==> flow/design.v <==
module ProcessingElement(
  input         clock,
  input         reset,
  input  [7:0]  io_price,
  output [10:0] io_agentIdx,
  output        io_rewardIn_ready,
  input         io_rewardIn_valid,
  input  [7:0]  io_rewardIn_bits_reward,
  input  [10:0] io_rewardIn_bits_idx,
  input         io_rewardIn_bits_last,
  input         io_PEResultOut_ready,
  output        io_PEResultOut_valid,
  output [7:0]  io_PEResultOut_bits_benefit,
  output [7:0]  io_PEResultOut_bits_oldPrice,
  output [10:0] io_PEResultOut_bits_id,
  output        io_PEResultOut_bits_last
);
  reg [7:0] s1_last;  
  reg [7:0] s1_reward;  
  reg [7:0] s1_idx;  
  reg  s1_valid;  
  reg [7:0] s2_price;  
  reg [7:0] s2_idx;  
  reg  s2_last;  
  reg  s2_valid;  
  reg [7:0] s2_reward;  
  reg [7:0] s3_benefit;  
  reg [7:0] s3_oldPrice;  
  reg  s3_valid;  
  reg [7:0] s3_last;  
  reg [7:0] s3_idx;  
  wire  stall = ~io_PEResultOut_ready;  
  wire  fire = io_rewardIn_ready & io_rewardIn_valid;  
  wire [10:0] _GEN_2 = fire ? io_rewardIn_bits_idx : {{3'd0}, s1_idx};  
  wire [8:0] _diff_T = {1'b0,$signed(s2_reward)};  
  wire [8:0] _diff_T_1 = {1'b0,$signed(s2_price)};  
  wire [8:0] diff = $signed(_diff_T) - $signed(_diff_T_1);  
  wire [10:0] _GEN_9 = ~stall ? _GEN_2 : {{3'd0}, s1_idx};  
  wire [7:0] _GEN_14 = ~stall ? s1_last : {{7'd0}, s2_last};  
  assign io_agentIdx = stall ? {3'd0, s1_idx} : io_rewardIn_bits_idx;
  assign io_rewardIn_ready = ~stall;  
  assign io_PEResultOut_valid = s3_valid;  
  assign io_PEResultOut_bits_benefit = s3_benefit;  
  assign io_PEResultOut_bits_oldPrice = s3_oldPrice;  
  assign io_PEResultOut_bits_id = {{3'd0}, s3_idx};  
  assign io_PEResultOut_bits_last = s3_last[0];  
  always @(posedge clock) begin
    if (reset) begin  
      s1_last <= 8'h0;  
    end else if (~stall) begin  
      if (fire) begin  
        s1_last <= {{7'd0}, io_rewardIn_bits_last};  
      end
    end
    if (reset) begin  
      s1_reward <= 8'h0;  
    end else if (~stall) begin  
      if (fire) begin  
        s1_reward <= io_rewardIn_bits_reward;  
      end
    end
    if (reset) begin  
      s1_idx <= 8'h0;  
    end else begin
      s1_idx <= _GEN_9[7:0];
    end
    if (reset) begin  
      s1_valid <= 1'h0;  
    end else if (~stall) begin  
      s1_valid <= fire;  
    end
    if (reset) begin  
      s2_price <= 8'h0;  
    end else if (~stall) begin  
      s2_price <= io_price;  
    end
    if (reset) begin  
      s2_idx <= 8'h0;  
    end else if (~stall) begin  
      s2_idx <= s1_idx;  
    end
    if (reset) begin  
      s2_last <= 1'h0;  
    end else begin
      s2_last <= _GEN_14[0];
    end
    if (reset) begin  
      s2_valid <= 1'h0;  
    end else if (~stall) begin  
      s2_valid <= s1_valid;  
    end
    if (reset) begin  
      s2_reward <= 8'h0;  
    end else if (~stall) begin  
      s2_reward <= s1_reward;  
    end
    if (reset) begin  
      s3_benefit <= 8'h0;  
    end else if (~stall) begin  
      if (diff[8]) begin  
        s3_benefit <= 8'h0;
      end else begin
        s3_benefit <= diff[7:0];
      end
    end
    if (reset) begin  
      s3_oldPrice <= 8'h0;  
    end else if (~stall) begin  
      s3_oldPrice <= s2_price;  
    end
    if (reset) begin  
      s3_valid <= 1'h0;  
    end else if (~stall) begin  
      s3_valid <= s2_valid;  
    end
    if (reset) begin  
      s3_last <= 8'h0;  
    end else if (~stall) begin  
      s3_last <= {{7'd0}, s2_last};  
    end
    if (reset) begin  
      s3_idx <= 8'h0;  
    end else if (~stall) begin  
      s3_idx <= s2_idx;  
    end
  end
endmodule
module SearchTask(
  input         clock,
  input         reset,
  output        io_benefitIn_0_ready,
  input         io_benefitIn_0_valid,
  input  [7:0]  io_benefitIn_0_bits_benefit,
  input  [7:0]  io_benefitIn_0_bits_oldPrice,
  input  [10:0] io_benefitIn_0_bits_id,
  input         io_benefitIn_0_bits_last,
  output        io_benefitIn_1_ready,
  input         io_benefitIn_1_valid,
  input  [7:0]  io_benefitIn_1_bits_benefit,
  input  [7:0]  io_benefitIn_1_bits_oldPrice,
  input  [10:0] io_benefitIn_1_bits_id,
  output        io_benefitIn_2_ready,
  input         io_benefitIn_2_valid,
  input  [7:0]  io_benefitIn_2_bits_benefit,
  input  [7:0]  io_benefitIn_2_bits_oldPrice,
  input  [10:0] io_benefitIn_2_bits_id,
  output        io_benefitIn_3_ready,
  input         io_benefitIn_3_valid,
  input  [7:0]  io_benefitIn_3_bits_benefit,
  input  [7:0]  io_benefitIn_3_bits_oldPrice,
  input  [10:0] io_benefitIn_3_bits_id,
  output        io_benefitIn_4_ready,
  input         io_benefitIn_4_valid,
  input  [7:0]  io_benefitIn_4_bits_benefit,
  input  [7:0]  io_benefitIn_4_bits_oldPrice,
  input  [10:0] io_benefitIn_4_bits_id,
  output        io_benefitIn_5_ready,
  input         io_benefitIn_5_valid,
  input  [7:0]  io_benefitIn_5_bits_benefit,
  input  [7:0]  io_benefitIn_5_bits_oldPrice,
  input  [10:0] io_benefitIn_5_bits_id,
  output        io_benefitIn_6_ready,
  input         io_benefitIn_6_valid,
  input  [7:0]  io_benefitIn_6_bits_benefit,
  input  [7:0]  io_benefitIn_6_bits_oldPrice,
  input  [10:0] io_benefitIn_6_bits_id,
  output        io_benefitIn_7_ready,
  input         io_benefitIn_7_valid,
  input  [7:0]  io_benefitIn_7_bits_benefit,
  input  [7:0]  io_benefitIn_7_bits_oldPrice,
  input  [10:0] io_benefitIn_7_bits_id,
  input         io_resultOut_ready,
  output        io_resultOut_valid,
  output [10:0] io_resultOut_bits_winner,
  output [7:0]  io_resultOut_bits_bid
);
  reg  s_valid_0;  
  reg  s_valid_1;  
  reg  s_valid_2;  
  reg  s_valid_3;  
  reg  s_last_0;  
  reg  s_last_1;  
  reg  s_last_2;  
  reg  s_last_3;  
  reg [7:0] compRegs_0_0_benefit;  
  reg [10:0] compRegs_0_0_id;  
  reg [7:0] compRegs_0_0_runningBid;  
  reg [7:0] compRegs_0_0_oldPrice;  
  reg [7:0] compRegs_0_1_benefit;  
  reg [10:0] compRegs_0_1_id;  
  reg [7:0] compRegs_0_1_runningBid;  
  reg [7:0] compRegs_0_1_oldPrice;  
  reg [7:0] compRegs_0_2_benefit;  
  reg [10:0] compRegs_0_2_id;  
  reg [7:0] compRegs_0_2_runningBid;  
  reg [7:0] compRegs_0_2_oldPrice;  
  reg [7:0] compRegs_0_3_benefit;  
  reg [10:0] compRegs_0_3_id;  
  reg [7:0] compRegs_0_3_runningBid;  
  reg [7:0] compRegs_0_3_oldPrice;  
  reg [7:0] compRegs_0_4_benefit;  
  reg [10:0] compRegs_0_4_id;  
  reg [7:0] compRegs_0_4_runningBid;  
  reg [7:0] compRegs_0_4_oldPrice;  
  reg [7:0] compRegs_0_5_benefit;  
  reg [10:0] compRegs_0_5_id;  
  reg [7:0] compRegs_0_5_runningBid;  
  reg [7:0] compRegs_0_5_oldPrice;  
  reg [7:0] compRegs_0_6_benefit;  
  reg [10:0] compRegs_0_6_id;  
  reg [7:0] compRegs_0_6_runningBid;  
  reg [7:0] compRegs_0_6_oldPrice;  
  reg [7:0] compRegs_0_7_benefit;  
  reg [10:0] compRegs_0_7_id;  
  reg [7:0] compRegs_0_7_runningBid;  
  reg [7:0] compRegs_0_7_oldPrice;  
  reg [7:0] compRegs_1_0_benefit;  
  reg [10:0] compRegs_1_0_id;  
  reg [7:0] compRegs_1_0_runningBid;  
  reg [7:0] compRegs_1_0_oldPrice;  
  reg [7:0] compRegs_1_1_benefit;  
  reg [10:0] compRegs_1_1_id;  
  reg [7:0] compRegs_1_1_runningBid;  
  reg [7:0] compRegs_1_1_oldPrice;  
  reg [7:0] compRegs_1_2_benefit;  
  reg [10:0] compRegs_1_2_id;  
  reg [7:0] compRegs_1_2_runningBid;  
  reg [7:0] compRegs_1_2_oldPrice;  
  reg [7:0] compRegs_1_3_benefit;  
  reg [10:0] compRegs_1_3_id;  
  reg [7:0] compRegs_1_3_runningBid;  
  reg [7:0] compRegs_1_3_oldPrice;  
  reg [7:0] compRegs_2_0_benefit;  
  reg [10:0] compRegs_2_0_id;  
  reg [7:0] compRegs_2_0_runningBid;  
  reg [7:0] compRegs_2_0_oldPrice;  
  reg [7:0] compRegs_2_1_benefit;  
  reg [10:0] compRegs_2_1_id;  
  reg [7:0] compRegs_2_1_runningBid;  
  reg [7:0] compRegs_2_1_oldPrice;  
  reg [7:0] compRegs_3_0_benefit;  
  reg [10:0] compRegs_3_0_id;  
  reg [7:0] compRegs_3_0_runningBid;  
  reg [7:0] compRegs_3_0_oldPrice;  
  reg [7:0] slast_runningWinner_benefit;  
  reg [10:0] slast_runningWinner_id;  
  reg [7:0] slast_runningWinner_runningBid;  
  reg [7:0] slast_runningWinner_oldPrice;  
  reg  slast_valid;  
  reg  slast_last;  
  wire  stall = ~io_resultOut_ready & slast_valid;  
  wire  _fire_T = io_benefitIn_0_ready & io_benefitIn_0_valid;  
  wire  _fire_T_1 = io_benefitIn_1_ready & io_benefitIn_1_valid;  
  wire  _fire_T_2 = io_benefitIn_2_ready & io_benefitIn_2_valid;  
  wire  _fire_T_3 = io_benefitIn_3_ready & io_benefitIn_3_valid;  
  wire  _fire_T_4 = io_benefitIn_4_ready & io_benefitIn_4_valid;  
  wire  _fire_T_5 = io_benefitIn_5_ready & io_benefitIn_5_valid;  
  wire  _fire_T_6 = io_benefitIn_6_ready & io_benefitIn_6_valid;  
  wire  _fire_T_7 = io_benefitIn_7_ready & io_benefitIn_7_valid;  
  wire  fire = _fire_T | _fire_T_1 | _fire_T_2 | _fire_T_3 | _fire_T_4 | _fire_T_5 | _fire_T_6 | _fire_T_7;  
  wire [7:0] hypoBid = compRegs_0_0_benefit - compRegs_0_1_benefit;  
  wire [7:0] hypoBid_1 = compRegs_0_1_benefit - compRegs_0_0_benefit;  
  wire [7:0] hypoBid_2 = compRegs_0_2_benefit - compRegs_0_3_benefit;  
  wire [7:0] hypoBid_3 = compRegs_0_3_benefit - compRegs_0_2_benefit;  
  wire [7:0] hypoBid_4 = compRegs_0_4_benefit - compRegs_0_5_benefit;  
  wire [7:0] hypoBid_5 = compRegs_0_5_benefit - compRegs_0_4_benefit;  
  wire [7:0] hypoBid_6 = compRegs_0_6_benefit - compRegs_0_7_benefit;  
  wire [7:0] hypoBid_7 = compRegs_0_7_benefit - compRegs_0_6_benefit;  
  wire [7:0] hypoBid_8 = compRegs_1_0_benefit - compRegs_1_1_benefit;  
  wire [7:0] hypoBid_9 = compRegs_1_1_benefit - compRegs_1_0_benefit;  
  wire [7:0] hypoBid_10 = compRegs_1_2_benefit - compRegs_1_3_benefit;  
  wire [7:0] hypoBid_11 = compRegs_1_3_benefit - compRegs_1_2_benefit;  
  wire [7:0] hypoBid_12 = compRegs_2_0_benefit - compRegs_2_1_benefit;  
  wire [7:0] hypoBid_13 = compRegs_2_1_benefit - compRegs_2_0_benefit;  
  wire [7:0] hypoBid_14 = compRegs_3_0_benefit - slast_runningWinner_benefit;  
  wire [7:0] _slast_runningWinner_runningBid_T_1 = hypoBid_14 < compRegs_3_0_runningBid ? hypoBid_14 :
    compRegs_3_0_runningBid;  
  wire [7:0] hypoBid_15 = slast_runningWinner_benefit - compRegs_3_0_benefit;  
  wire [7:0] _slast_runningWinner_runningBid_T_3 = hypoBid_15 < slast_runningWinner_runningBid ? hypoBid_15 :
    slast_runningWinner_runningBid;  
  wire [7:0] _io_resultOut_bits_bid_T_1 = slast_runningWinner_oldPrice + 8'h1;  
  wire [7:0] _io_resultOut_bits_bid_T_3 = slast_runningWinner_runningBid + slast_runningWinner_oldPrice;  
  wire [7:0] _GEN_152 = slast_runningWinner_benefit == 8'h0 ? 8'h0 : _io_resultOut_bits_bid_T_3;  
  assign io_benefitIn_0_ready = ~stall;  
  assign io_benefitIn_1_ready = ~stall;  
  assign io_benefitIn_2_ready = ~stall;  
  assign io_benefitIn_3_ready = ~stall;  
  assign io_benefitIn_4_ready = ~stall;  
  assign io_benefitIn_5_ready = ~stall;  
  assign io_benefitIn_6_ready = ~stall;  
  assign io_benefitIn_7_ready = ~stall;  
  assign io_resultOut_valid = slast_valid & slast_last;  
  assign io_resultOut_bits_winner = slast_runningWinner_id;  
  assign io_resultOut_bits_bid = slast_runningWinner_runningBid == 8'h0 & slast_runningWinner_benefit > 8'h0 ?
    _io_resultOut_bits_bid_T_1 : _GEN_152;  
  always @(posedge clock) begin
    if (reset) begin  
      s_valid_0 <= 1'h0;  
    end else if (~stall) begin  
      s_valid_0 <= fire;  
    end
    if (reset) begin  
      s_valid_1 <= 1'h0;  
    end else if (~stall) begin  
      s_valid_1 <= s_valid_0;  
    end
    if (reset) begin  
      s_valid_2 <= 1'h0;  
    end else if (~stall) begin  
      s_valid_2 <= s_valid_1;  
    end
    if (reset) begin  
      s_valid_3 <= 1'h0;  
    end else if (~stall) begin  
      s_valid_3 <= s_valid_2;  
    end
    if (reset) begin  
      s_last_0 <= 1'h0;  
    end else if (~stall) begin  
      if (fire) begin  
        s_last_0 <= io_benefitIn_0_bits_last;  
      end
    end
    if (reset) begin  
      s_last_1 <= 1'h0;  
    end else if (~stall) begin  
      s_last_1 <= s_last_0;  
    end
    if (reset) begin  
      s_last_2 <= 1'h0;  
    end else if (~stall) begin  
      s_last_2 <= s_last_1;  
    end
    if (reset) begin  
      s_last_3 <= 1'h0;  
    end else if (~stall) begin  
      s_last_3 <= s_last_2;  
    end
    if (reset) begin  
      compRegs_0_0_benefit <= 8'h0;  
    end else if (~stall) begin  
      if (fire) begin  
        if (_fire_T) begin  
          compRegs_0_0_benefit <= io_benefitIn_0_bits_benefit;  
        end else begin
          compRegs_0_0_benefit <= 8'h0;  
        end
      end
    end
    if (reset) begin  
      compRegs_0_0_id <= 11'h0;  
    end else if (~stall) begin  
      if (fire) begin  
        compRegs_0_0_id <= io_benefitIn_0_bits_id;  
      end
    end
    if (reset) begin  
      compRegs_0_0_runningBid <= 8'h0;  
    end else if (~stall) begin  
      if (fire) begin  
        compRegs_0_0_runningBid <= 8'hff;  
      end
    end
    if (reset) begin  
      compRegs_0_0_oldPrice <= 8'h0;  
    end else if (~stall) begin  
      if (fire) begin  
        compRegs_0_0_oldPrice <= io_benefitIn_0_bits_oldPrice;  
      end
    end
    if (reset) begin  
      compRegs_0_1_benefit <= 8'h0;  
    end else if (~stall) begin  
      if (fire) begin  
        if (_fire_T_1) begin  
          compRegs_0_1_benefit <= io_benefitIn_1_bits_benefit;  
        end else begin
          compRegs_0_1_benefit <= 8'h0;  
        end
      end
    end
    if (reset) begin  
      compRegs_0_1_id <= 11'h0;  
    end else if (~stall) begin  
      if (fire) begin  
        compRegs_0_1_id <= io_benefitIn_1_bits_id;  
      end
    end
    if (reset) begin  
      compRegs_0_1_runningBid <= 8'h0;  
    end else if (~stall) begin  
      if (fire) begin  
        compRegs_0_1_runningBid <= 8'hff;  
      end
    end
    if (reset) begin  
      compRegs_0_1_oldPrice <= 8'h0;  
    end else if (~stall) begin  
      if (fire) begin  
        compRegs_0_1_oldPrice <= io_benefitIn_1_bits_oldPrice;  
      end
    end
    if (reset) begin  
      compRegs_0_2_benefit <= 8'h0;  
    end else if (~stall) begin  
      if (fire) begin  
        if (_fire_T_2) begin  
          compRegs_0_2_benefit <= io_benefitIn_2_bits_benefit;  
        end else begin
          compRegs_0_2_benefit <= 8'h0;  
        end
      end
    end
    if (reset) begin  
      compRegs_0_2_id <= 11'h0;  
    end else if (~stall) begin  
      if (fire) begin  
        compRegs_0_2_id <= io_benefitIn_2_bits_id;  
      end
    end
    if (reset) begin  
      compRegs_0_2_runningBid <= 8'h0;  
    end else if (~stall) begin  
      if (fire) begin  
        compRegs_0_2_runningBid <= 8'hff;  
      end
    end
    if (reset) begin  
      compRegs_0_2_oldPrice <= 8'h0;  
    end else if (~stall) begin  
      if (fire) begin  
        compRegs_0_2_oldPrice <= io_benefitIn_2_bits_oldPrice;  
      end
    end
    if (reset) begin  
      compRegs_0_3_benefit <= 8'h0;  
    end else if (~stall) begin  
      if (fire) begin  
        if (_fire_T_3) begin  
          compRegs_0_3_benefit <= io_benefitIn_3_bits_benefit;  
        end else begin
          compRegs_0_3_benefit <= 8'h0;  
        end
      end
    end
    if (reset) begin  
      compRegs_0_3_id <= 11'h0;  
    end else if (~stall) begin  
      if (fire) begin  
        compRegs_0_3_id <= io_benefitIn_3_bits_id;  
      end
    end
    if (reset) begin  
      compRegs_0_3_runningBid <= 8'h0;  
    end else if (~stall) begin  
      if (fire) begin  
        compRegs_0_3_runningBid <= 8'hff;  
      end
    end
    if (reset) begin  
      compRegs_0_3_oldPrice <= 8'h0;  
    end else if (~stall) begin  
      if (fire) begin  
        compRegs_0_3_oldPrice <= io_benefitIn_3_bits_oldPrice;  
      end
    end
    if (reset) begin  
      compRegs_0_4_benefit <= 8'h0;  
    end else if (~stall) begin  
      if (fire) begin  
        if (_fire_T_4) begin  
          compRegs_0_4_benefit <= io_benefitIn_4_bits_benefit;  
        end else begin
          compRegs_0_4_benefit <= 8'h0;  
        end
      end
    end
    if (reset) begin  
      compRegs_0_4_id <= 11'h0;  
    end else if (~stall) begin  
      if (fire) begin  
        compRegs_0_4_id <= io_benefitIn_4_bits_id;  
      end
    end
    if (reset) begin  
      compRegs_0_4_runningBid <= 8'h0;  
    end else if (~stall) begin  
      if (fire) begin  
        compRegs_0_4_runningBid <= 8'hff;  
      end
    end
    if (reset) begin  
      compRegs_0_4_oldPrice <= 8'h0;  
    end else if (~stall) begin  
      if (fire) begin  
        compRegs_0_4_oldPrice <= io_benefitIn_4_bits_oldPrice;  
      end
    end
    if (reset) begin  
      compRegs_0_5_benefit <= 8'h0;  
    end else if (~stall) begin  
      if (fire) begin  
        if (_fire_T_5) begin  
          compRegs_0_5_benefit <= io_benefitIn_5_bits_benefit;  
        end else begin
          compRegs_0_5_benefit <= 8'h0;  
        end
      end
    end
    if (reset) begin  
      compRegs_0_5_id <= 11'h0;  
    end else if (~stall) begin  
      if (fire) begin  
        compRegs_0_5_id <= io_benefitIn_5_bits_id;  
      end
    end
    if (reset) begin  
      compRegs_0_5_runningBid <= 8'h0;  
    end else if (~stall) begin  
      if (fire) begin  
        compRegs_0_5_runningBid <= 8'hff;  
      end
    end
    if (reset) begin  
      compRegs_0_5_oldPrice <= 8'h0;  
    end else if (~stall) begin  
      if (fire) begin  
        compRegs_0_5_oldPrice <= io_benefitIn_5_bits_oldPrice;  
      end
    end
    if (reset) begin  
      compRegs_0_6_benefit <= 8'h0;  
    end else if (~stall) begin  
      if (fire) begin  
        if (_fire_T_6) begin  
          compRegs_0_6_benefit <= io_benefitIn_6_bits_benefit;  
        end else begin
          compRegs_0_6_benefit <= 8'h0;  
        end
      end
    end
    if (reset) begin  
      compRegs_0_6_id <= 11'h0;  
    end else if (~stall) begin  
      if (fire) begin  
        compRegs_0_6_id <= io_benefitIn_6_bits_id;  
      end
    end
    if (reset) begin  
      compRegs_0_6_runningBid <= 8'h0;  
    end else if (~stall) begin  
      if (fire) begin  
        compRegs_0_6_runningBid <= 8'hff;  
      end
    end
    if (reset) begin  
      compRegs_0_6_oldPrice <= 8'h0;  
    end else if (~stall) begin  
      if (fire) begin  
        compRegs_0_6_oldPrice <= io_benefitIn_6_bits_oldPrice;  
      end
    end
    if (reset) begin  
      compRegs_0_7_benefit <= 8'h0;  
    end else if (~stall) begin  
      if (fire) begin  
        if (_fire_T_7) begin  
          compRegs_0_7_benefit <= io_benefitIn_7_bits_benefit;  
        end else begin
          compRegs_0_7_benefit <= 8'h0;  
        end
      end
    end
    if (reset) begin  
      compRegs_0_7_id <= 11'h0;  
    end else if (~stall) begin  
      if (fire) begin  
        compRegs_0_7_id <= io_benefitIn_7_bits_id;  
      end
    end
    if (reset) begin  
      compRegs_0_7_runningBid <= 8'h0;  
    end else if (~stall) begin  
      if (fire) begin  
        compRegs_0_7_runningBid <= 8'hff;  
      end
    end
    if (reset) begin  
      compRegs_0_7_oldPrice <= 8'h0;  
    end else if (~stall) begin  
      if (fire) begin  
        compRegs_0_7_oldPrice <= io_benefitIn_7_bits_oldPrice;  
      end
    end
    if (reset) begin  
      compRegs_1_0_benefit <= 8'h0;  
    end else if (~stall) begin  
      if (compRegs_0_0_benefit >= compRegs_0_1_benefit) begin  
        compRegs_1_0_benefit <= compRegs_0_0_benefit;  
      end else begin
        compRegs_1_0_benefit <= compRegs_0_1_benefit;  
      end
    end
    if (reset) begin  
      compRegs_1_0_id <= 11'h0;  
    end else if (~stall) begin  
      if (compRegs_0_0_benefit >= compRegs_0_1_benefit) begin  
        compRegs_1_0_id <= compRegs_0_0_id;  
      end else begin
        compRegs_1_0_id <= compRegs_0_1_id;  
      end
    end
    if (reset) begin  
      compRegs_1_0_runningBid <= 8'h0;  
    end else if (~stall) begin  
      if (compRegs_0_0_benefit >= compRegs_0_1_benefit) begin  
        if (hypoBid < compRegs_0_0_runningBid) begin  
          compRegs_1_0_runningBid <= hypoBid;
        end else begin
          compRegs_1_0_runningBid <= compRegs_0_0_runningBid;
        end
      end else if (hypoBid_1 < compRegs_0_1_runningBid) begin  
        compRegs_1_0_runningBid <= hypoBid_1;
      end else begin
        compRegs_1_0_runningBid <= compRegs_0_1_runningBid;
      end
    end
    if (reset) begin  
      compRegs_1_0_oldPrice <= 8'h0;  
    end else if (~stall) begin  
      if (compRegs_0_0_benefit >= compRegs_0_1_benefit) begin  
        compRegs_1_0_oldPrice <= compRegs_0_0_oldPrice;  
      end else begin
        compRegs_1_0_oldPrice <= compRegs_0_1_oldPrice;  
      end
    end
    if (reset) begin  
      compRegs_1_1_benefit <= 8'h0;  
    end else if (~stall) begin  
      if (compRegs_0_2_benefit >= compRegs_0_3_benefit) begin  
        compRegs_1_1_benefit <= compRegs_0_2_benefit;  
      end else begin
        compRegs_1_1_benefit <= compRegs_0_3_benefit;  
      end
    end
    if (reset) begin  
      compRegs_1_1_id <= 11'h0;  
    end else if (~stall) begin  
      if (compRegs_0_2_benefit >= compRegs_0_3_benefit) begin  
        compRegs_1_1_id <= compRegs_0_2_id;  
      end else begin
        compRegs_1_1_id <= compRegs_0_3_id;  
      end
    end
    if (reset) begin  
      compRegs_1_1_runningBid <= 8'h0;  
    end else if (~stall) begin  
      if (compRegs_0_2_benefit >= compRegs_0_3_benefit) begin  
        if (hypoBid_2 < compRegs_0_2_runningBid) begin  
          compRegs_1_1_runningBid <= hypoBid_2;
        end else begin
          compRegs_1_1_runningBid <= compRegs_0_2_runningBid;
        end
      end else if (hypoBid_3 < compRegs_0_3_runningBid) begin  
        compRegs_1_1_runningBid <= hypoBid_3;
      end else begin
        compRegs_1_1_runningBid <= compRegs_0_3_runningBid;
      end
    end
    if (reset) begin  
      compRegs_1_1_oldPrice <= 8'h0;  
    end else if (~stall) begin  
      if (compRegs_0_2_benefit >= compRegs_0_3_benefit) begin  
        compRegs_1_1_oldPrice <= compRegs_0_2_oldPrice;  
      end else begin
        compRegs_1_1_oldPrice <= compRegs_0_3_oldPrice;  
      end
    end
    if (reset) begin  
      compRegs_1_2_benefit <= 8'h0;  
    end else if (~stall) begin  
      if (compRegs_0_4_benefit >= compRegs_0_5_benefit) begin  
        compRegs_1_2_benefit <= compRegs_0_4_benefit;  
      end else begin
        compRegs_1_2_benefit <= compRegs_0_5_benefit;  
      end
    end
    if (reset) begin  
      compRegs_1_2_id <= 11'h0;  
    end else if (~stall) begin  
      if (compRegs_0_4_benefit >= compRegs_0_5_benefit) begin  
        compRegs_1_2_id <= compRegs_0_4_id;  
      end else begin
        compRegs_1_2_id <= compRegs_0_5_id;  
      end
    end
    if (reset) begin  
      compRegs_1_2_runningBid <= 8'h0;  
    end else if (~stall) begin  
      if (compRegs_0_4_benefit >= compRegs_0_5_benefit) begin  
        if (hypoBid_4 < compRegs_0_4_runningBid) begin  
          compRegs_1_2_runningBid <= hypoBid_4;
        end else begin
          compRegs_1_2_runningBid <= compRegs_0_4_runningBid;
        end
      end else if (hypoBid_5 < compRegs_0_5_runningBid) begin  
        compRegs_1_2_runningBid <= hypoBid_5;
      end else begin
        compRegs_1_2_runningBid <= compRegs_0_5_runningBid;
      end
    end
    if (reset) begin  
      compRegs_1_2_oldPrice <= 8'h0;  
    end else if (~stall) begin  
      if (compRegs_0_4_benefit >= compRegs_0_5_benefit) begin  
        compRegs_1_2_oldPrice <= compRegs_0_4_oldPrice;  
      end else begin
        compRegs_1_2_oldPrice <= compRegs_0_5_oldPrice;  
      end
    end
    if (reset) begin  
      compRegs_1_3_benefit <= 8'h0;  
    end else if (~stall) begin  
      if (compRegs_0_6_benefit >= compRegs_0_7_benefit) begin  
        compRegs_1_3_benefit <= compRegs_0_6_benefit;  
      end else begin
        compRegs_1_3_benefit <= compRegs_0_7_benefit;  
      end
    end
    if (reset) begin  
      compRegs_1_3_id <= 11'h0;  
    end else if (~stall) begin  
      if (compRegs_0_6_benefit >= compRegs_0_7_benefit) begin  
        compRegs_1_3_id <= compRegs_0_6_id;  
      end else begin
        compRegs_1_3_id <= compRegs_0_7_id;  
      end
    end
    if (reset) begin  
      compRegs_1_3_runningBid <= 8'h0;  
    end else if (~stall) begin  
      if (compRegs_0_6_benefit >= compRegs_0_7_benefit) begin  
        if (hypoBid_6 < compRegs_0_6_runningBid) begin  
          compRegs_1_3_runningBid <= hypoBid_6;
        end else begin
          compRegs_1_3_runningBid <= compRegs_0_6_runningBid;
        end
      end else if (hypoBid_7 < compRegs_0_7_runningBid) begin  
        compRegs_1_3_runningBid <= hypoBid_7;
      end else begin
        compRegs_1_3_runningBid <= compRegs_0_7_runningBid;
      end
    end
    if (reset) begin  
      compRegs_1_3_oldPrice <= 8'h0;  
    end else if (~stall) begin  
      if (compRegs_0_6_benefit >= compRegs_0_7_benefit) begin  
        compRegs_1_3_oldPrice <= compRegs_0_6_oldPrice;  
      end else begin
        compRegs_1_3_oldPrice <= compRegs_0_7_oldPrice;  
      end
    end
    if (reset) begin  
      compRegs_2_0_benefit <= 8'h0;  
    end else if (~stall) begin  
      if (compRegs_1_0_benefit >= compRegs_1_1_benefit) begin  
        compRegs_2_0_benefit <= compRegs_1_0_benefit;  
      end else begin
        compRegs_2_0_benefit <= compRegs_1_1_benefit;  
      end
    end
    if (reset) begin  
      compRegs_2_0_id <= 11'h0;  
    end else if (~stall) begin  
      if (compRegs_1_0_benefit >= compRegs_1_1_benefit) begin  
        compRegs_2_0_id <= compRegs_1_0_id;  
      end else begin
        compRegs_2_0_id <= compRegs_1_1_id;  
      end
    end
    if (reset) begin  
      compRegs_2_0_runningBid <= 8'h0;  
    end else if (~stall) begin  
      if (compRegs_1_0_benefit >= compRegs_1_1_benefit) begin  
        if (hypoBid_8 < compRegs_1_0_runningBid) begin  
          compRegs_2_0_runningBid <= hypoBid_8;
        end else begin
          compRegs_2_0_runningBid <= compRegs_1_0_runningBid;
        end
      end else if (hypoBid_9 < compRegs_1_1_runningBid) begin  
        compRegs_2_0_runningBid <= hypoBid_9;
      end else begin
        compRegs_2_0_runningBid <= compRegs_1_1_runningBid;
      end
    end
    if (reset) begin  
      compRegs_2_0_oldPrice <= 8'h0;  
    end else if (~stall) begin  
      if (compRegs_1_0_benefit >= compRegs_1_1_benefit) begin  
        compRegs_2_0_oldPrice <= compRegs_1_0_oldPrice;  
      end else begin
        compRegs_2_0_oldPrice <= compRegs_1_1_oldPrice;  
      end
    end
    if (reset) begin  
      compRegs_2_1_benefit <= 8'h0;  
    end else if (~stall) begin  
      if (compRegs_1_2_benefit >= compRegs_1_3_benefit) begin  
        compRegs_2_1_benefit <= compRegs_1_2_benefit;  
      end else begin
        compRegs_2_1_benefit <= compRegs_1_3_benefit;  
      end
    end
    if (reset) begin  
      compRegs_2_1_id <= 11'h0;  
    end else if (~stall) begin  
      if (compRegs_1_2_benefit >= compRegs_1_3_benefit) begin  
        compRegs_2_1_id <= compRegs_1_2_id;  
      end else begin
        compRegs_2_1_id <= compRegs_1_3_id;  
      end
    end
    if (reset) begin  
      compRegs_2_1_runningBid <= 8'h0;  
    end else if (~stall) begin  
      if (compRegs_1_2_benefit >= compRegs_1_3_benefit) begin  
        if (hypoBid_10 < compRegs_1_2_runningBid) begin  
          compRegs_2_1_runningBid <= hypoBid_10;
        end else begin
          compRegs_2_1_runningBid <= compRegs_1_2_runningBid;
        end
      end else if (hypoBid_11 < compRegs_1_3_runningBid) begin  
        compRegs_2_1_runningBid <= hypoBid_11;
      end else begin
        compRegs_2_1_runningBid <= compRegs_1_3_runningBid;
      end
    end
    if (reset) begin  
      compRegs_2_1_oldPrice <= 8'h0;  
    end else if (~stall) begin  
      if (compRegs_1_2_benefit >= compRegs_1_3_benefit) begin  
        compRegs_2_1_oldPrice <= compRegs_1_2_oldPrice;  
      end else begin
        compRegs_2_1_oldPrice <= compRegs_1_3_oldPrice;  
      end
    end
    if (reset) begin  
      compRegs_3_0_benefit <= 8'h0;  
    end else if (~stall) begin  
      if (compRegs_2_0_benefit >= compRegs_2_1_benefit) begin  
        compRegs_3_0_benefit <= compRegs_2_0_benefit;  
      end else begin
        compRegs_3_0_benefit <= compRegs_2_1_benefit;  
      end
    end
    if (reset) begin  
      compRegs_3_0_id <= 11'h0;  
    end else if (~stall) begin  
      if (compRegs_2_0_benefit >= compRegs_2_1_benefit) begin  
        compRegs_3_0_id <= compRegs_2_0_id;  
      end else begin
        compRegs_3_0_id <= compRegs_2_1_id;  
      end
    end
    if (reset) begin  
      compRegs_3_0_runningBid <= 8'h0;  
    end else if (~stall) begin  
      if (compRegs_2_0_benefit >= compRegs_2_1_benefit) begin  
        if (hypoBid_12 < compRegs_2_0_runningBid) begin  
          compRegs_3_0_runningBid <= hypoBid_12;
        end else begin
          compRegs_3_0_runningBid <= compRegs_2_0_runningBid;
        end
      end else if (hypoBid_13 < compRegs_2_1_runningBid) begin  
        compRegs_3_0_runningBid <= hypoBid_13;
      end else begin
        compRegs_3_0_runningBid <= compRegs_2_1_runningBid;
      end
    end
    if (reset) begin  
      compRegs_3_0_oldPrice <= 8'h0;  
    end else if (~stall) begin  
      if (compRegs_2_0_benefit >= compRegs_2_1_benefit) begin  
        compRegs_3_0_oldPrice <= compRegs_2_0_oldPrice;  
      end else begin
        compRegs_3_0_oldPrice <= compRegs_2_1_oldPrice;  
      end
    end
    if (reset) begin  
      slast_runningWinner_benefit <= 8'h0;  
    end else if (~stall) begin  
      if (slast_last | ~slast_valid) begin  
        slast_runningWinner_benefit <= compRegs_3_0_benefit;  
      end else if (compRegs_3_0_benefit > slast_runningWinner_benefit) begin  
        slast_runningWinner_benefit <= compRegs_3_0_benefit;  
      end
    end
    if (reset) begin  
      slast_runningWinner_id <= 11'h0;  
    end else if (~stall) begin  
      if (slast_last | ~slast_valid) begin  
        slast_runningWinner_id <= compRegs_3_0_id;  
      end else if (compRegs_3_0_benefit > slast_runningWinner_benefit) begin  
        slast_runningWinner_id <= compRegs_3_0_id;  
      end
    end
    if (reset) begin  
      slast_runningWinner_runningBid <= 8'h0;  
    end else if (~stall) begin  
      if (slast_last | ~slast_valid) begin  
        slast_runningWinner_runningBid <= compRegs_3_0_runningBid;  
      end else if (compRegs_3_0_benefit > slast_runningWinner_benefit) begin  
        slast_runningWinner_runningBid <= _slast_runningWinner_runningBid_T_1;  
      end else begin
        slast_runningWinner_runningBid <= _slast_runningWinner_runningBid_T_3;  
      end
    end
    if (reset) begin  
      slast_runningWinner_oldPrice <= 8'h0;  
    end else if (~stall) begin  
      if (slast_last | ~slast_valid) begin  
        slast_runningWinner_oldPrice <= compRegs_3_0_oldPrice;  
      end else if (compRegs_3_0_benefit > slast_runningWinner_benefit) begin  
        slast_runningWinner_oldPrice <= compRegs_3_0_oldPrice;  
      end
    end
    if (reset) begin  
      slast_valid <= 1'h0;  
    end else if (~stall) begin  
      slast_valid <= s_valid_3;  
    end
    if (reset) begin  
      slast_last <= 1'h0;  
    end else if (~stall) begin  
      slast_last <= s_last_3;  
    end
  end
endmodule
module AuctionSearch(
  input         clock,
  input         reset,
  output        io_rewardIn_0_ready,
  input         io_rewardIn_0_valid,
  input  [7:0]  io_rewardIn_0_reward,
  input  [10:0] io_rewardIn_0_idx,
  input         io_rewardIn_0_last,
  output [10:0] io_agentIdx_0,
  input  [7:0]  io_price_0,
  output        io_rewardIn_1_ready,
  input         io_rewardIn_1_valid,
  input  [7:0]  io_rewardIn_1_reward,
  input  [10:0] io_rewardIn_1_idx,
  output [10:0] io_agentIdx_1,
  input  [7:0]  io_price_1,
  output        io_rewardIn_2_ready,
  input         io_rewardIn_2_valid,
  input  [7:0]  io_rewardIn_2_reward,
  input  [10:0] io_rewardIn_2_idx,
  output [10:0] io_agentIdx_2,
  input  [7:0]  io_price_2,
  output        io_rewardIn_3_ready,
  input         io_rewardIn_3_valid,
  input  [7:0]  io_rewardIn_3_reward,
  input  [10:0] io_rewardIn_3_idx,
  output [10:0] io_agentIdx_3,
  input  [7:0]  io_price_3,
  output        io_rewardIn_4_ready,
  input         io_rewardIn_4_valid,
  input  [7:0]  io_rewardIn_4_reward,
  input  [10:0] io_rewardIn_4_idx,
  output [10:0] io_agentIdx_4,
  input  [7:0]  io_price_4,
  output        io_rewardIn_5_ready,
  input         io_rewardIn_5_valid,
  input  [7:0]  io_rewardIn_5_reward,
  input  [10:0] io_rewardIn_5_idx,
  output [10:0] io_agentIdx_5,
  input  [7:0]  io_price_5,
  output        io_rewardIn_6_ready,
  input         io_rewardIn_6_valid,
  input  [7:0]  io_rewardIn_6_reward,
  input  [10:0] io_rewardIn_6_idx,
  output [10:0] io_agentIdx_6,
  input  [7:0]  io_price_6,
  output        io_rewardIn_7_ready,
  input         io_rewardIn_7_valid,
  input  [7:0]  io_rewardIn_7_reward,
  input  [10:0] io_rewardIn_7_idx,
  output [10:0] io_agentIdx_7,
  input  [7:0]  io_price_7,
  input         io_resultOut_ready,
  output        io_resultOut_valid,
  output [10:0] io_resultOut_winner,
  output [7:0]  io_resultOut_bid
);
  wire        pe0_valid;
  wire [7:0]  pe0_benefit;
  wire [7:0]  pe0_oldPrice;
  wire [10:0] pe0_id;
  wire        pe0_last;
  wire        pe0_ready;
  wire        pe1_valid;
  wire [7:0]  pe1_benefit;
  wire [7:0]  pe1_oldPrice;
  wire [10:0] pe1_id;
  wire        pe1_last;
  wire        pe1_ready;
  wire        pe2_valid;
  wire [7:0]  pe2_benefit;
  wire [7:0]  pe2_oldPrice;
  wire [10:0] pe2_id;
  wire        pe2_last;
  wire        pe2_ready;
  wire        pe3_valid;
  wire [7:0]  pe3_benefit;
  wire [7:0]  pe3_oldPrice;
  wire [10:0] pe3_id;
  wire        pe3_last;
  wire        pe3_ready;
  wire        pe4_valid;
  wire [7:0]  pe4_benefit;
  wire [7:0]  pe4_oldPrice;
  wire [10:0] pe4_id;
  wire        pe4_last;
  wire        pe4_ready;
  wire        pe5_valid;
  wire [7:0]  pe5_benefit;
  wire [7:0]  pe5_oldPrice;
  wire [10:0] pe5_id;
  wire        pe5_last;
  wire        pe5_ready;
  wire        pe6_valid;
  wire [7:0]  pe6_benefit;
  wire [7:0]  pe6_oldPrice;
  wire [10:0] pe6_id;
  wire        pe6_last;
  wire        pe6_ready;
  wire        pe7_valid;
  wire [7:0]  pe7_benefit;
  wire [7:0]  pe7_oldPrice;
  wire [10:0] pe7_id;
  wire        pe7_last;
  wire        pe7_ready;
  ProcessingElement pes_0 (
    .clock(clock),
    .reset(reset),
    .io_price(io_price_0),
    .io_agentIdx(io_agentIdx_0),
    .io_rewardIn_ready(io_rewardIn_0_ready),
    .io_rewardIn_valid(io_rewardIn_0_valid),
    .io_rewardIn_bits_reward(io_rewardIn_0_reward),
    .io_rewardIn_bits_idx(io_rewardIn_0_idx),
    .io_rewardIn_bits_last(io_rewardIn_0_last),
    .io_PEResultOut_ready(pe0_ready),
    .io_PEResultOut_valid(pe0_valid),
    .io_PEResultOut_bits_benefit(pe0_benefit),
    .io_PEResultOut_bits_oldPrice(pe0_oldPrice),
    .io_PEResultOut_bits_id(pe0_id),
    .io_PEResultOut_bits_last(pe0_last)
  );
  ProcessingElement pes_1 (
    .clock(clock),
    .reset(reset),
    .io_price(io_price_1),
    .io_agentIdx(io_agentIdx_1),
    .io_rewardIn_ready(io_rewardIn_1_ready),
    .io_rewardIn_valid(io_rewardIn_1_valid),
    .io_rewardIn_bits_reward(io_rewardIn_1_reward),
    .io_rewardIn_bits_idx(io_rewardIn_1_idx),
    .io_rewardIn_bits_last(1'b0),
    .io_PEResultOut_ready(pe1_ready),
    .io_PEResultOut_valid(pe1_valid),
    .io_PEResultOut_bits_benefit(pe1_benefit),
    .io_PEResultOut_bits_oldPrice(pe1_oldPrice),
    .io_PEResultOut_bits_id(pe1_id),
    .io_PEResultOut_bits_last(pe1_last)
  );
  ProcessingElement pes_2 (
    .clock(clock),
    .reset(reset),
    .io_price(io_price_2),
    .io_agentIdx(io_agentIdx_2),
    .io_rewardIn_ready(io_rewardIn_2_ready),
    .io_rewardIn_valid(io_rewardIn_2_valid),
    .io_rewardIn_bits_reward(io_rewardIn_2_reward),
    .io_rewardIn_bits_idx(io_rewardIn_2_idx),
    .io_rewardIn_bits_last(1'b0),
    .io_PEResultOut_ready(pe2_ready),
    .io_PEResultOut_valid(pe2_valid),
    .io_PEResultOut_bits_benefit(pe2_benefit),
    .io_PEResultOut_bits_oldPrice(pe2_oldPrice),
    .io_PEResultOut_bits_id(pe2_id),
    .io_PEResultOut_bits_last(pe2_last)
  );
  ProcessingElement pes_3 (
    .clock(clock),
    .reset(reset),
    .io_price(io_price_3),
    .io_agentIdx(io_agentIdx_3),
    .io_rewardIn_ready(io_rewardIn_3_ready),
    .io_rewardIn_valid(io_rewardIn_3_valid),
    .io_rewardIn_bits_reward(io_rewardIn_3_reward),
    .io_rewardIn_bits_idx(io_rewardIn_3_idx),
    .io_rewardIn_bits_last(1'b0),
    .io_PEResultOut_ready(pe3_ready),
    .io_PEResultOut_valid(pe3_valid),
    .io_PEResultOut_bits_benefit(pe3_benefit),
    .io_PEResultOut_bits_oldPrice(pe3_oldPrice),
    .io_PEResultOut_bits_id(pe3_id),
    .io_PEResultOut_bits_last(pe3_last)
  );
  ProcessingElement pes_4 (
    .clock(clock),
    .reset(reset),
    .io_price(io_price_4),
    .io_agentIdx(io_agentIdx_4),
    .io_rewardIn_ready(io_rewardIn_4_ready),
    .io_rewardIn_valid(io_rewardIn_4_valid),
    .io_rewardIn_bits_reward(io_rewardIn_4_reward),
    .io_rewardIn_bits_idx(io_rewardIn_4_idx),
    .io_rewardIn_bits_last(1'b0),
    .io_PEResultOut_ready(pe4_ready),
    .io_PEResultOut_valid(pe4_valid),
    .io_PEResultOut_bits_benefit(pe4_benefit),
    .io_PEResultOut_bits_oldPrice(pe4_oldPrice),
    .io_PEResultOut_bits_id(pe4_id),
    .io_PEResultOut_bits_last(pe4_last)
  );
  ProcessingElement pes_5 (
    .clock(clock),
    .reset(reset),
    .io_price(io_price_5),
    .io_agentIdx(io_agentIdx_5),
    .io_rewardIn_ready(io_rewardIn_5_ready),
    .io_rewardIn_valid(io_rewardIn_5_valid),
    .io_rewardIn_bits_reward(io_rewardIn_5_reward),
    .io_rewardIn_bits_idx(io_rewardIn_5_idx),
    .io_rewardIn_bits_last(1'b0),
    .io_PEResultOut_ready(pe5_ready),
    .io_PEResultOut_valid(pe5_valid),
    .io_PEResultOut_bits_benefit(pe5_benefit),
    .io_PEResultOut_bits_oldPrice(pe5_oldPrice),
    .io_PEResultOut_bits_id(pe5_id),
    .io_PEResultOut_bits_last(pe5_last)
  );
  ProcessingElement pes_6 (
    .clock(clock),
    .reset(reset),
    .io_price(io_price_6),
    .io_agentIdx(io_agentIdx_6),
    .io_rewardIn_ready(io_rewardIn_6_ready),
    .io_rewardIn_valid(io_rewardIn_6_valid),
    .io_rewardIn_bits_reward(io_rewardIn_6_reward),
    .io_rewardIn_bits_idx(io_rewardIn_6_idx),
    .io_rewardIn_bits_last(1'b0),
    .io_PEResultOut_ready(pe6_ready),
    .io_PEResultOut_valid(pe6_valid),
    .io_PEResultOut_bits_benefit(pe6_benefit),
    .io_PEResultOut_bits_oldPrice(pe6_oldPrice),
    .io_PEResultOut_bits_id(pe6_id),
    .io_PEResultOut_bits_last(pe6_last)
  );
  ProcessingElement pes_7 (
    .clock(clock),
    .reset(reset),
    .io_price(io_price_7),
    .io_agentIdx(io_agentIdx_7),
    .io_rewardIn_ready(io_rewardIn_7_ready),
    .io_rewardIn_valid(io_rewardIn_7_valid),
    .io_rewardIn_bits_reward(io_rewardIn_7_reward),
    .io_rewardIn_bits_idx(io_rewardIn_7_idx),
    .io_rewardIn_bits_last(1'b0),
    .io_PEResultOut_ready(pe7_ready),
    .io_PEResultOut_valid(pe7_valid),
    .io_PEResultOut_bits_benefit(pe7_benefit),
    .io_PEResultOut_bits_oldPrice(pe7_oldPrice),
    .io_PEResultOut_bits_id(pe7_id),
    .io_PEResultOut_bits_last(pe7_last)
  );
  SearchTask search (
    .clock(clock),
    .reset(reset),
    .io_benefitIn_0_ready(pe0_ready),
    .io_benefitIn_0_valid(pe0_valid),
    .io_benefitIn_0_bits_benefit(pe0_benefit),
    .io_benefitIn_0_bits_oldPrice(pe0_oldPrice),
    .io_benefitIn_0_bits_id(pe0_id),
    .io_benefitIn_0_bits_last(pe0_last),
    .io_benefitIn_1_ready(pe1_ready),
    .io_benefitIn_1_valid(pe1_valid),
    .io_benefitIn_1_bits_benefit(pe1_benefit),
    .io_benefitIn_1_bits_oldPrice(pe1_oldPrice),
    .io_benefitIn_1_bits_id(pe1_id),
    .io_benefitIn_2_ready(pe2_ready),
    .io_benefitIn_2_valid(pe2_valid),
    .io_benefitIn_2_bits_benefit(pe2_benefit),
    .io_benefitIn_2_bits_oldPrice(pe2_oldPrice),
    .io_benefitIn_2_bits_id(pe2_id),
    .io_benefitIn_3_ready(pe3_ready),
    .io_benefitIn_3_valid(pe3_valid),
    .io_benefitIn_3_bits_benefit(pe3_benefit),
    .io_benefitIn_3_bits_oldPrice(pe3_oldPrice),
    .io_benefitIn_3_bits_id(pe3_id),
    .io_benefitIn_4_ready(pe4_ready),
    .io_benefitIn_4_valid(pe4_valid),
    .io_benefitIn_4_bits_benefit(pe4_benefit),
    .io_benefitIn_4_bits_oldPrice(pe4_oldPrice),
    .io_benefitIn_4_bits_id(pe4_id),
    .io_benefitIn_5_ready(pe5_ready),
    .io_benefitIn_5_valid(pe5_valid),
    .io_benefitIn_5_bits_benefit(pe5_benefit),
    .io_benefitIn_5_bits_oldPrice(pe5_oldPrice),
    .io_benefitIn_5_bits_id(pe5_id),
    .io_benefitIn_6_ready(pe6_ready),
    .io_benefitIn_6_valid(pe6_valid),
    .io_benefitIn_6_bits_benefit(pe6_benefit),
    .io_benefitIn_6_bits_oldPrice(pe6_oldPrice),
    .io_benefitIn_6_bits_id(pe6_id),
    .io_benefitIn_7_ready(pe7_ready),
    .io_benefitIn_7_valid(pe7_valid),
    .io_benefitIn_7_bits_benefit(pe7_benefit),
    .io_benefitIn_7_bits_oldPrice(pe7_oldPrice),
    .io_benefitIn_7_bits_id(pe7_id),
    .io_resultOut_ready(io_resultOut_ready),
    .io_resultOut_valid(io_resultOut_valid),
    .io_resultOut_bits_winner(io_resultOut_winner),
    .io_resultOut_bits_bid(io_resultOut_bid)
  );
endmodule
* Step by step through the tools: AuctionSearch *
The steps from the RTL of AuctionSearch to its reports follow in flow order.
Lines are those of the file above, counted from 1.
Library cell names are shortened.
Not given: n/a

design
  top = AuctionSearch
  clock input = clock
  standard-cell library = sky130hd
  corner = tt_025C_1v80

* Word-level counts *
Yosys after proc, flatten, opt, wreduce and memory -nomap, before mapping. Memory bits, and registers merged into a memory's read port (data or address), are not among the register bits. Print and check cells are not counted. Equal cells are merged and count once.

cells by class
  bitwise logic cells = 30
  multiplexer cells = 78
  add/subtract/negate cells = 26
  order comparisons = 25
  reduce/logical cells = 15

operators with widths
  operator                                                       count
  8-bit 2-to-1 mux                                               65
  11-bit 2-to-1 mux                                              13
  8-bit subtractor                                               16
  8-bit < comparator                                             16
  8-bit by 8-bit subtractor with 9-bit output                    8
  8-bit >= comparator                                            7
  2-bit AND reduction                                            11
  1-bit AND                                                      19
  8-bit zero test                                                2
  1-bit bitwise OR                                               8
  8-bit by 1-bit adder with 8-bit output with constant B         1
  8-bit by 1-bit > comparator with 1-bit output with constant B  1
  8-bit adder                                                    1
  8-bit > comparator                                             1
  1-bit NOT                                                      3
  3-bit nonzero test                                             1
  2-bit nonzero test                                             1

word-level totals
  register bits after elaboration = 1,022
  input bits = 228
  word-level cells = 332
  output and inout bits = 116

* Logic depth *
Depth = most cells in a row (Yosys ltp): at word level without a register or memory, in the mapped netlist without a sequential cell, where the memories' decode and read muxes count.

logic depth
  word-level depth = 12
  ABC_AREA = 1
  depth in mapped cells = 24
  gate-level depth less buffers = 23

* Mapped cells and area *
Source: synth_stat.txt of the flow (Yosys; design flattened, memories mapped). It holds for the ABC_AREA given above (unset counts as 0); a run with the other value may have another netlist.
The area totals of this step are shown rounded.

synthesis totals
  area of sequential cells = 20,000 µm²
  buffers = 397
  mapped area = 51,000 µm²
  mapped flip-flops = 998
  mapped cells = 7,304

cell types
  cell type  count  total area (µm²)
  dfxtp_1    998    2E+04
  nand2_1    1,497  5.62E+03
  o21ai_0    944    4.72E+03
  ha_1       304    3.8E+03
  a21oi_1    747    3.74E+03
  inv_1      917    3.44E+03
  nand3_1    469    2.35E+03
  nor2_1     591    2.22E+03
  o21bai_1   122    915.878
  clkbuf_1   228    855.821
  o211ai_1   78     585.562
  buf_2      106    530.509
  fa_1       25     500.48
  nand4_1    58     362.848
  xor2_1     31     271.51
  buf_4      32     240.23
  a21o_1     30     225.216
  buf_6      13     146.39

Other cell types: 17; their cells: 114.

* Timing after synthesis *
Source: OpenSTA report_checks on the synthesized netlist (no wires, ideal clock, input and output delay 20% of the period each), path of least setup slack; recovery checks are left aside. Register names are those of the netlist, which keeps one name where synthesis merged equal registers.

timing path post-synthesis
  path kind = input -> output
  from = input port io_resultOut_ready
  to = output port (no name shown)
  time at the first pin = 800 ps
  driving pins on the path = 6
  arrival = 2,129 ps
  output delay = 800 ps
  path delay = 1,329 ps
  required time = 3,200 ps
  buffers on the path = 5
  slack = 1,071 ps
  input delay = 800 ps
  clock period = 4,000 ps
  period reached after synthesis = 2,929 ps

"path delay" is the arrival time less input delay plus setup time.
A path that ends at an output port has no setup time.
"driving pins on the path": output pins that drive a net of the path, with the launching flip-flop's if there is one; two outputs of one cell count as two.
"period reached after synthesis" = period - worst setup slack (recovery checks aside). The figure is calculated, with input and output delays left at 20% of the set period.
The rows between start and end are the longest chain of elaborated cells between them; the timing report does not say that the signal goes this way. Where chains are equally long, one stands for them.
Each line given opens the expression or statement behind the cell; cells for indexed reads and writes are added by Yosys, which also makes memories of some case tables.

between the ends, post-synthesis
  path through = or2_4 > buf_6 > buf_2 > clkbuf_1 > clkbuf_1 > buf_4
  length of the longest elaborated chain = 3
  elaborated cells between the ends (all ways) = 3
  those cells by class = logic: 3

ends and longest elaborated chain, post-synthesis
  item         line  RTL
  from (decl)  991   input         io_resultOut_ready,
  1-bit NOT    251   wire  stall = ~io_resultOut_ready & slast_valid;
  1-bit AND    251
  1-bit NOT    285   assign io_benefitIn_1_ready = ~stall;
  to (decl)    949

* Path in the finished layout *
Path of least setup slack in the final report of flow run A (OpenROAD, finished layout, wires in). Where an end is a register, its clock arrival counts in the times.
The path's times are printed in steps of 10 ps; the period is the one set.

timing path after layout
  path kind = register -> output
  from = register search.slast_runningWinner_runningBid[0]
  to = output port io_resultOut_bid[6]
  clock period = 3,530 ps
  time at the first pin = 730 ps
  output delay = 710 ps
  slack = 360 ps
  driving pins on the path = 11
  buffers on the path = 1
  arrival = 2,460 ps
  required time = 2,820 ps

The rows between start and end are the longest chain of elaborated cells between them; the timing report does not say that the signal goes this way. Where chains are equally long, one stands for them.
A register here has more assigning lines than the two given.

between the ends, after layout
  path through = dfxtp_4 > ha_4 > fa_2 > nand3_2 > nand3_2 > nand2_2 > nand2_2 > a21oi_2 > nor2_1 > o22ai_2 > buf_2
  length of the longest elaborated chain = 3
  elaborated cells between the ends (all ways) = 5
  RTL lines with such cells = 3
  those cells by class = add/sub: 1; mux: 2; logic: 1; reduce/logical: 1

ends and longest elaborated chain, after layout
  item              line  RTL
  from (decl)       247   reg [7:0] slast_runningWinner_runningBid;
  from (assign)     911   slast_runningWinner_runningBid <= compRegs_3_0_runningBid;
  from (assign)     913   slast_runningWinner_runningBid <= _slast_runningWinner_runningBid_T_1;
  8-bit adder       282   wire [7:0] _io_resultOut_bits_bid_T_3 = slast_runningWinner_runningBid + slast_runningWinner_oldPrice;
  8-bit 2-to-1 mux  283   wire [7:0] _GEN_152 = slast_runningWinner_benefit == 8'h0 ? 8'h0 : _io_resultOut_bits_bid_T_3;
  8-bit 2-to-1 mux  294   assign io_resultOut_bits_bid = slast_runningWinner_runningBid == 8'h0 & slast_runningWinner_benefit > 8'h0 ?
  to (decl)         994   output [7:0]  io_resultOut_bid

Ticket comment

Design AuctionSearch on sky130hd. What follows are 2 stored runs of the flow, each under its own settings; their order means nothing. The constraints put input and output delay at 20% of the set period each and load the outputs with 0.01 pF.
"achieved clock period" = clock period - worst setup slack. The figure is calculated, with input and output delays left at 20% of the set period.
"worst setup path time" is the time allowed to the run's worst setup path (the clock period less input and output delay, where it has them) less its slack. Clock arrival times count: a late capture clock shortens it, a late launch clock lengthens it.
"power" rests on the timing tool's default activity at the inputs, not on a simulated workload.
"worst setup path time" is known to 10 ps.
The results are shown rounded.

Flow run A
==> flow/run.sh <==
#!/bin/bash
# the make line also repeats the synthesis and layout settings of config.mk as NAME=value (left out here)
make -C /OpenROAD-flow-scripts/flow DESIGN_CONFIG=/design/flow/config.mk WORK_HOME=/design/flow/orfs CLKGATE_MAP_FILE= finish
==> flow/config.mk <==
export PLATFORM = sky130hd
export DESIGN_NAME = AuctionSearch
export DESIGN_NICKNAME = AuctionSearch
export VERILOG_FILES = /design/flow/design.v
export SDC_FILE = /design/flow/constraint.sdc
export NUM_CORES = 4
export LEC_CHECK = 0
export ABC_AREA = 1
export CAP_MARGIN = 5
export CORE_MARGIN = 4
export CORE_UTILIZATION = 26
export CTS_CLUSTER_SIZE = 95
export GPL_ROUTABILITY_DRIVEN = 0
export MAX_ROUTING_LAYER = met4
export MIN_ROUTING_LAYER = met1
export SETUP_SLACK_MARGIN = 0.9
export SLEW_MARGIN = 20
export TNS_END_PERCENT = 25
==> flow/constraint.sdc <==
create_clock -name core_clock -period 3.53 [get_ports {clock}]
set_input_delay 0.7060 -clock core_clock [delete_from_list [all_inputs] [get_ports {clock}]]
set_output_delay 0.7060 -clock core_clock [all_outputs]
set_load 0.01 [all_outputs]

==> results of flow run A <==
chip area after synthesis (Yosys): 51,000 µm²
die area: 200,000 µm²
standard-cell area of the final layout: 66,000 µm²
utilization: 0.34
worst setup slack after layout: 360 ps
total negative slack: 0 ps
worst hold slack: 310 ps
power: 31,000 µW
achieved clock period: 3,167 ps
worst setup path time: 2,460 ps
worst setup path kind: register -> output

Flow run B
==> flow/run.sh <==
#!/bin/bash
# the make line also repeats the synthesis and layout settings of config.mk as NAME=value (left out here)
make -C /OpenROAD-flow-scripts/flow DESIGN_CONFIG=/design/flow/config.mk WORK_HOME=/design/flow/orfs CLKGATE_MAP_FILE= finish
==> flow/config.mk <==
export PLATFORM = sky130hd
export DESIGN_NAME = AuctionSearch
export DESIGN_NICKNAME = AuctionSearch
export VERILOG_FILES = /design/flow/design.v
export SDC_FILE = /design/flow/constraint.sdc
export NUM_CORES = 4
export LEC_CHECK = 0
export CAP_MARGIN = 10
export CELL_PAD_IN_SITES_GLOBAL_PLACEMENT = 2
export CORE_MARGIN = 3
export CORE_UTILIZATION = 40
export CTS_CLUSTER_DIAMETER = 317
export CTS_CLUSTER_SIZE = 52
export GPL_TIMING_DRIVEN = 0
export HOLD_SLACK_MARGIN = 0.21
export MAX_ROUTING_LAYER = met4
export PLACE_DENSITY = 0.38
export SETUP_SLACK_MARGIN = -0.09
export SLEW_MARGIN = 20
export TNS_END_PERCENT = 80
==> flow/constraint.sdc <==
create_clock -name core_clock -period 2.84 [get_ports {clock}]
set_input_delay 0.5680 -clock core_clock [delete_from_list [all_inputs] [get_ports {clock}]]
set_output_delay 0.5680 -clock core_clock [all_outputs]
set_load 0.01 [all_outputs]

==> results of flow run B <==
chip area after synthesis (Yosys): 48,000 µm²
die area: 120,000 µm²
standard-cell area of the final layout: 60,000 µm²
utilization: 0.5
worst setup slack after layout: -620 ps
total negative slack: -57,000 ps
worst hold slack: 390 ps
power: 26,000 µW
achieved clock period: 3,463 ps
worst setup path time: 3,460 ps
worst setup path kind: register -> register
